==> flow/design.v <==
module Cfu (
    input               cmd_valid,
    output              cmd_ready,
    input      [9:0]    cmd_payload_function_id,
    input      [31:0]   cmd_payload_inputs_0,
    input      [31:0]   cmd_payload_inputs_1,
    output reg          rsp_valid,
    input               rsp_ready,
    output reg [31:0]   rsp_payload_outputs_0,
    input               reset,
    input               clk
);
    reg signed [31:0] InputOffset, FilterOffset;
    reg signed [31:0] accumulator;  
    reg signed [31:0] acc0, acc1, acc2, acc3;
    reg [31:0] global_input;
    wire [31:0] simd_input = (cmd_payload_function_id[9:3] == 7'd0) ? cmd_payload_inputs_0 : global_input;
    wire [31:0] simd_filter = (cmd_payload_function_id[9:3] == 7'd0) ? cmd_payload_inputs_1 : cmd_payload_inputs_0;
    wire signed [31:0] prod_0, prod_1, prod_2, prod_3;
    assign prod_0 = ($signed(simd_input[7 : 0]) + InputOffset) * ($signed(simd_filter[7 : 0]) + FilterOffset);
    assign prod_1 = ($signed(simd_input[15: 8]) + InputOffset) * ($signed(simd_filter[15: 8]) + FilterOffset);
    assign prod_2 = ($signed(simd_input[23:16]) + InputOffset) * ($signed(simd_filter[23:16]) + FilterOffset);
    assign prod_3 = ($signed(simd_input[31:24]) + InputOffset) * ($signed(simd_filter[31:24]) + FilterOffset);
    wire signed [31:0] sum_prods;
    assign sum_prods = prod_0 + prod_1 + prod_2 + prod_3;
    assign cmd_ready = ~rsp_valid;
    always @(posedge clk) begin
        if (reset) begin
            rsp_payload_outputs_0 <= 32'b0;
            rsp_valid <= 1'b0;
            InputOffset <= 32'd0;
            FilterOffset <= 32'd0;
            accumulator <= 32'd0;
            acc0 <= 32'd0;
            acc1 <= 32'd0;
            acc2 <= 32'd0;
            acc3 <= 32'd0;
            global_input <= 32'd0;
        end else if (rsp_valid) begin
            if (rsp_ready) rsp_valid <= 1'b0;
        end else if (cmd_valid) begin
            rsp_valid <= 1'b1;
            case (cmd_payload_function_id[9:3])
                7'd0: begin
                    accumulator <= accumulator + sum_prods;
                    rsp_payload_outputs_0 <= accumulator;
                end
                7'd1: begin
                    accumulator <= 32'd0;
                    rsp_payload_outputs_0 <= 32'd0;
                end
                7'd2: begin
                    InputOffset <= $signed(cmd_payload_inputs_0);
                    rsp_payload_outputs_0 <= $signed(cmd_payload_inputs_0);
                end
                7'd3: begin
                    FilterOffset <= $signed(cmd_payload_inputs_0);
                    rsp_payload_outputs_0 <= $signed(cmd_payload_inputs_0);
                end
                7'd4: begin
                    rsp_payload_outputs_0 <= accumulator;
                end
                7'd5: begin
                    global_input <= cmd_payload_inputs_0;
                end
                7'd6: begin
                    acc0 <= acc0 + sum_prods;
                end
                7'd7: begin
                    acc1 <= acc1 + sum_prods;
                end
                7'd8: begin
                    acc2 <= acc2 + sum_prods;
                end
                7'd9: begin
                    acc3 <= acc3 + sum_prods;
                end
                7'd10: begin
                    acc0 <= 32'd0;
                    acc1 <= 32'd0;
                    acc2 <= 32'd0;
                    acc3 <= 32'd0;
                end
                7'd11: rsp_payload_outputs_0 <= acc0;
                7'd12: rsp_payload_outputs_0 <= acc1;
                7'd13: rsp_payload_outputs_0 <= acc2;
                7'd14: rsp_payload_outputs_0 <= acc3;
                default: rsp_payload_outputs_0 <= 32'b0;
            endcase
        end
    end
endmodule
Tool chain data of Cfu
Tool output for the design above, in the order of the flow.
Lines are those of the file above, counted from 1.
Operators carry their Yosys type and port widths (W data, S select, Z words).
{ "setup": {"top_module": "Cfu", "clock_port": "clk", "library": "sky130hd", "pvt_corner": "tt_025C_1v80"} }

Word-level counts
Counts by Yosys on the flattened word-level netlist (proc, flatten, opt, wreduce; memories kept). Register bits leave out memories and registers merged into their read ports (data or address). Print and check cells are left out. Cells with the same type and inputs are merged into one.
{ "word_totals": {"reg_bits": 289, "latch_bits": 0, "mem_bits_rw": 0, "rom_bits": 0, "clocked_rd_ports_x_width": 0, "n_memories": 0, "inputBits": 78, "wordCells": 75} }
{ "op_classes": {"n_addsub": 16, "multipliers": 4, "n_div": 0, "n_cmp": 0, "eq_ne": 14, "shift": 0, "muxes": 11, "logic": 2, "reduce_logical": 18} }
{ "ops": {"columns": ["cell", "count"], "rows": [
  ["$mul A32 B32 Y32", 4],
  ["$pmux W32 S2", 5],
  ["$add A32 B32 Y32", 8],
  ["$add A8 B32 Y32", 8],
  ["$pmux W32 S7", 1],
  ["$mux W32", 2],
  ["$eq A7 B4 Y1 const B", 7],
  ["$eq A7 B3 Y1 const B", 4],
  ["$reduce_and A3 Y1", 9],
  ["$eq A7 B2 Y1 const B", 2],
  ["$reduce_bool A2 Y1", 5],
  ["$eq A7 B1 Y1 const B", 1],
  ["$logic_not A7 Y1", 1],
  ["$reduce_or A6 Y1", 1],
  ["$reduce_or A2 Y1", 2],
  ["$mux W1", 3],
  ["$not A1 Y1", 2]
]} }

Depth
Yosys ltp: most cells in a row. Word level: on the elaborated netlist, between registers, memories and ports. Mapped: between sequential cells and ports; inverters and the memories' decode and read muxes count.
{ "depth": {"depth_word": 9, "abc_area": 0, "ltp_mapped": 63, "ltp_nobuf": 60} }

Synthesis result
Yosys stat after the flow's synthesis: flattened, memories mapped to cells. It holds for the ABC_AREA given above (unset counts as 0); a run with the other value may have another netlist.
{ "synth_totals": {"mapped_cells": 11251, "yosys_area_um2": 95400.2, "seqArea_um2": 5785.5, "ffs": 289, "buffers": 396} }
{ "by_type": {"columns": ["cell", "count", "type_area_um2"], "rows": [
  ["sky130_fd_sc_hd__fa_1", 1809, 3.62E+04],
  ["sky130_fd_sc_hd__ha_1", 984, 1.23E+04],
  ["sky130_fd_sc_hd__inv_1", 2258, 8.48E+03],
  ["sky130_fd_sc_hd__dfxtp_1", 289, 5.79E+03],
  ["sky130_fd_sc_hd__nand2_1", 1507, 5.66E+03],
  ["sky130_fd_sc_hd__nor2_1", 1002, 3.76E+03],
  ["sky130_fd_sc_hd__xnor2_1", 425, 3722.32],
  ["sky130_fd_sc_hd__a21oi_1", 458, 2.29E+03],
  ["sky130_fd_sc_hd__and2_1", 337, 2.11E+03],
  ["sky130_fd_sc_hd__xor2_1", 175, 1532.72],
  ["sky130_fd_sc_hd__clkbuf_1", 392, 1.47E+03],
  ["sky130_fd_sc_hd__o21ai_0", 206, 1.03E+03],
  ["sky130_fd_sc_hd__a21o_1", 113, 848.314],
  ["sky130_fd_sc_hd__a22oi_1", 101, 758.227],
  ["sky130_fd_sc_hd__mux2_2", 64, 720.691],
  ["sky130_fd_sc_hd__xnor3_1", 32, 720.691],
  ["sky130_fd_sc_hd__a222oi_1", 64, 640.614],
  ["sky130_fd_sc_hd__nor2b_1", 92, 575.552]
]} }
Not listed: further types 79, cells in them 943.

Worst setup path after synthesis
OpenSTA on the mapped netlist: ideal clock, no wires. The path of least setup slack (recovery checks aside). Input and output delay are each 20% of the period. Register names are those of the netlist, which keeps one name where synthesis merged equal registers.
{ "synth_path": {"path_type": "input-to-reg", "from": "input port cmd_payload_function_id[4]", "to": "register acc0[31]", "tclk_ns": 20.0, "arrival_time_ns": 18.193, "required_time_ns": 19.873, "setup_slack_ns": 1.679, "path_delay_ns": 14.320, "driving_pins": 51, "synth_period_reached_ns": 18.321} }
"path_delay_ns" is the arrival time less input delay plus setup time.
"driving_pins" counts driving pins, that of a launching flip-flop among them; a cell with two outputs on the path counts twice.
"synth_period_reached_ns" = period - worst setup slack (recovery checks aside). The figure is calculated, with input and output delays left at 20% of the set period.
Between the ends stands the longest chain of elaborated cells between them, by number of cells; it is not shown to be the way that was timed. Of several equally long chains one is given.
A line is the first line of the expression or statement that the cell stems from. Yosys adds cells for indexed reads and writes and turns some case tables into memories.
A register here has more assigning lines than the two given.
{ "synth_via": {"path_cell_list": "sky130_fd_sc_hd__clkbuf_1 sky130_fd_sc_hd__nor2_1 sky130_fd_sc_hd__nand3_1 sky130_fd_sc_hd__clkbuf_1 sky130_fd_sc_hd__clkbuf_1 sky130_fd_sc_hd__mux2_2 sky130_fd_sc_hd__ha_1 sky130_fd_sc_hd__inv_1 sky130_fd_sc_hd__fa_1 sky130_fd_sc_hd__nor2b_1 sky130_fd_sc_hd__o31a_1 sky130_fd_sc_hd__o211a_1 sky130_fd_sc_hd__nor4_4 sky130_fd_sc_hd__o21ai_2 sky130_fd_sc_hd__o41ai_2 sky130_fd_sc_hd__o211a_1 sky130_fd_sc_hd__a21oi_1 sky130_fd_sc_hd__a21o_1 [15 not listed] sky130_fd_sc_hd__xor2_1 sky130_fd_sc_hd__xnor2_1 sky130_fd_sc_hd__xnor2_1 sky130_fd_sc_hd__xnor2_1 sky130_fd_sc_hd__xnor2_1 sky130_fd_sc_hd__xnor3_1 sky130_fd_sc_hd__xnor2_1 sky130_fd_sc_hd__xnor3_1 sky130_fd_sc_hd__xor2_1 sky130_fd_sc_hd__xnor3_1 sky130_fd_sc_hd__xnor3_1 sky130_fd_sc_hd__xnor3_1 sky130_fd_sc_hd__xnor3_2 sky130_fd_sc_hd__mux2_1 sky130_fd_sc_hd__and2_1 sky130_fd_sc_hd__mux2_2 sky130_fd_sc_hd__a211oi_1 sky130_fd_sc_hd__o32ai_1", "elab_chain_len": 9, "cone_cells": 24} }
{ "synth_lines": {"columns": ["item", "line", "rtl"], "rows": [
  ["from (decl)", 4, "input      [9:0]    cmd_payload_function_id,"],
  ["$logic_not A7 Y1", 17, "wire [31:0] simd_input = (cmd_payload_function_id[9:3] == 7'd0) ? cmd_payload_inputs_0 : global_input;"],
  ["$mux W32", 17, null],
  ["$add A8 B32 Y32", 20, "assign prod_0 = ($signed(simd_input[7 : 0]) + InputOffset) * ($signed(simd_filter[7 : 0]) + FilterOffset);"],
  ["$mul A32 B32 Y32", 20, null],
  ["$add A32 B32 Y32 x3", 25, "assign sum_prods = prod_0 + prod_1 + prod_2 + prod_3;"],
  ["$add A32 B32 Y32", 67, "acc0 <= acc0 + sum_prods;"],
  ["$pmux W32 S2", 43, "case (cmd_payload_function_id[9:3])"],
  ["to (assign)", 34, "acc0 <= 32'd0;"],
  ["to (assign)", 67, null],
  ["to (decl)", 15, "reg signed [31:0] acc0, acc1, acc2, acc3;"]
]} }

Path in the finished layout
Path of least setup slack in the final report of run B (OpenROAD, finished layout, wires in). Where an end is a register, its clock arrival counts in the times.
{ "layout_path": {"path_type": "input-to-reg", "from": "input port cmd_payload_function_id[8]", "to": "register acc3[31]", "tclk_ns": 20.0, "arrival_time_ns": 19.82, "required_time_ns": 20.42, "setup_slack_ns": 0.60, "driving_pins": 54} }
Between the ends stands the longest chain of elaborated cells between them, by number of cells; it is not shown to be the way that was timed. Of several equally long chains one is given.
A register here has more assigning lines than the two given.
{ "layout_via": {"path_cell_list": "sky130_fd_sc_hd__clkdlybuf4s50_1 sky130_fd_sc_hd__nor3_2 sky130_fd_sc_hd__buf_4 sky130_fd_sc_hd__nand3_4 sky130_fd_sc_hd__buf_12 sky130_fd_sc_hd__buf_4 sky130_fd_sc_hd__mux2_2 sky130_fd_sc_hd__ha_1 sky130_fd_sc_hd__inv_1 sky130_fd_sc_hd__fa_1 sky130_fd_sc_hd__nor2b_1 sky130_fd_sc_hd__o31a_1 sky130_fd_sc_hd__o211a_1 sky130_fd_sc_hd__nor4_4 sky130_fd_sc_hd__o21ai_2 sky130_fd_sc_hd__o41ai_2 sky130_fd_sc_hd__o211a_1 sky130_fd_sc_hd__a21oi_1 [18 not listed] sky130_fd_sc_hd__xnor2_1 sky130_fd_sc_hd__xnor2_1 sky130_fd_sc_hd__xnor2_1 sky130_fd_sc_hd__xnor3_1 sky130_fd_sc_hd__xnor2_1 sky130_fd_sc_hd__xnor3_1 sky130_fd_sc_hd__xor2_1 sky130_fd_sc_hd__xnor3_1 sky130_fd_sc_hd__xnor3_1 sky130_fd_sc_hd__xnor3_1 sky130_fd_sc_hd__xnor3_2 sky130_fd_sc_hd__buf_4 sky130_fd_sc_hd__xnor2_4 sky130_fd_sc_hd__xnor2_4 sky130_fd_sc_hd__xor2_1 sky130_fd_sc_hd__nor2_1 sky130_fd_sc_hd__o21ai_0 sky130_fd_sc_hd__a21oi_1", "elab_chain_len": 9, "cone_cells": 24} }
{ "layout_lines": {"columns": ["item", "line", "rtl"], "rows": [
  ["from (decl)", 4, "input      [9:0]    cmd_payload_function_id,"],
  ["$logic_not A7 Y1", 17, "wire [31:0] simd_input = (cmd_payload_function_id[9:3] == 7'd0) ? cmd_payload_inputs_0 : global_input;"],
  ["$mux W32", 17, null],
  ["$add A8 B32 Y32", 20, "assign prod_0 = ($signed(simd_input[7 : 0]) + InputOffset) * ($signed(simd_filter[7 : 0]) + FilterOffset);"],
  ["$mul A32 B32 Y32", 20, null],
  ["$add A32 B32 Y32 x3", 25, "assign sum_prods = prod_0 + prod_1 + prod_2 + prod_3;"],
  ["$add A32 B32 Y32", 76, "acc3 <= acc3 + sum_prods;"],
  ["$pmux W32 S2", 43, "case (cmd_payload_function_id[9:3])"],
  ["to (assign)", 37, "acc3 <= 32'd0;"],
  ["to (assign)", 76, null],
  ["to (decl)", 15, "reg signed [31:0] acc0, acc1, acc2, acc3;"]
]} }

Top module Cfu; platform sky130hd; tools Yosys and OpenROAD; 4 stored runs in no particular order. Input and output delays are each 20% of the period that was set; the output load is 0.01 pF.
"achieved clock period (ns)" = clock period - worst setup slack. The figure is calculated, with input and output delays left at 20% of the set period.
"worst setup path time (ns)" = time allowed to the worst setup path (clock period - input delay - output delay, where it has them) - its slack; a late launch clock adds to it, a late capture clock takes from it.
By "finish__power__total" is meant OpenSTA's value without simulated activity: inputs other than the clock are taken to toggle once in ten clock periods, and the tool carries that through the logic.

settings of run A
{
  "CAP_MARGIN": 30,
  "CELL_PAD_IN_SITES_DETAIL_PLACEMENT": 2,
  "CORE_UTILIZATION": 46,
  "CTS_CLUSTER_SIZE": 77,
  "GPL_TIMING_DRIVEN": 0,
  "MIN_ROUTING_LAYER": "met2",
  "PLACE_DENSITY_LB_ADDON": 0.07,
  "SETUP_SLACK_MARGIN": 1.86,
  "period_ns": 12.3,
  "CORE_MARGIN": 2,
  "SLEW_MARGIN": 20
}
report of run A: did not finish, route, GRT-0116

settings of run B
{
  "CAP_MARGIN": 25,
  "CELL_PAD_IN_SITES_DETAIL_PLACEMENT": 1,
  "CELL_PAD_IN_SITES_GLOBAL_PLACEMENT": 1,
  "CORE_ASPECT_RATIO": 1.07,
  "CORE_UTILIZATION": 23,
  "CTS_CLUSTER_SIZE": 11,
  "GPL_ROUTABILITY_DRIVEN": 0,
  "HOLD_SLACK_MARGIN": -0.07,
  "MAX_ROUTING_LAYER": "met4",
  "TNS_END_PERCENT": 50,
  "period_ns": 20.0,
  "CORE_MARGIN": 2,
  "SLEW_MARGIN": 20
}
report of run B
yosys chip area after synthesis (um^2): 95400.2
finish__design__die__area: 419954.0
finish__design__instance__area__stdcell: 111328.0
finish__design__instance__utilization: 0.2697
finish__timing__setup__ws: 0.602
finish__timing__setup__tns: 0.000
finish__timing__hold__ws: 0.455
finish__power__total: 2.628e-03
achieved clock period (ns): 19.398
worst setup path time (ns): 15.40
worst setup path kind: input-to-reg

settings of run C
{
  "CAP_MARGIN": 25,
  "CELL_PAD_IN_SITES_DETAIL_PLACEMENT": 2,
  "CELL_PAD_IN_SITES_GLOBAL_PLACEMENT": 3,
  "CORE_UTILIZATION": 23,
  "CTS_CLUSTER_SIZE": 11,
  "GPL_ROUTABILITY_DRIVEN": 0,
  "HOLD_SLACK_MARGIN": -0.07,
  "MAX_ROUTING_LAYER": "met4",
  "TNS_END_PERCENT": 50,
  "period_ns": 20.0,
  "CORE_MARGIN": 2,
  "SLEW_MARGIN": 20
}
report of run C
yosys chip area after synthesis (um^2): 95400.2
finish__design__die__area: 419949.0
finish__design__instance__area__stdcell: 110147.0
finish__design__instance__utilization: 0.2666
finish__timing__setup__ws: 0.552
finish__timing__setup__tns: 0.000
finish__timing__hold__ws: 0.454
finish__power__total: 2.793e-03
achieved clock period (ns): 19.448
worst setup path time (ns): 15.45
worst setup path kind: input-to-reg

settings of run D
{
  "ABC_AREA": 0,
  "CAP_MARGIN": 25,
  "CORE_ASPECT_RATIO": 1.61,
  "CORE_UTILIZATION": 63,
  "MIN_ROUTING_LAYER": "met2",
  "PLACE_DENSITY_LB_ADDON": 0.21,
  "SETUP_SLACK_MARGIN": 1.8,
  "SLEW_MARGIN": 35,
  "period_ns": 12.4,
  "CORE_MARGIN": 2
}
report of run D: did not finish, route, GRT-0116
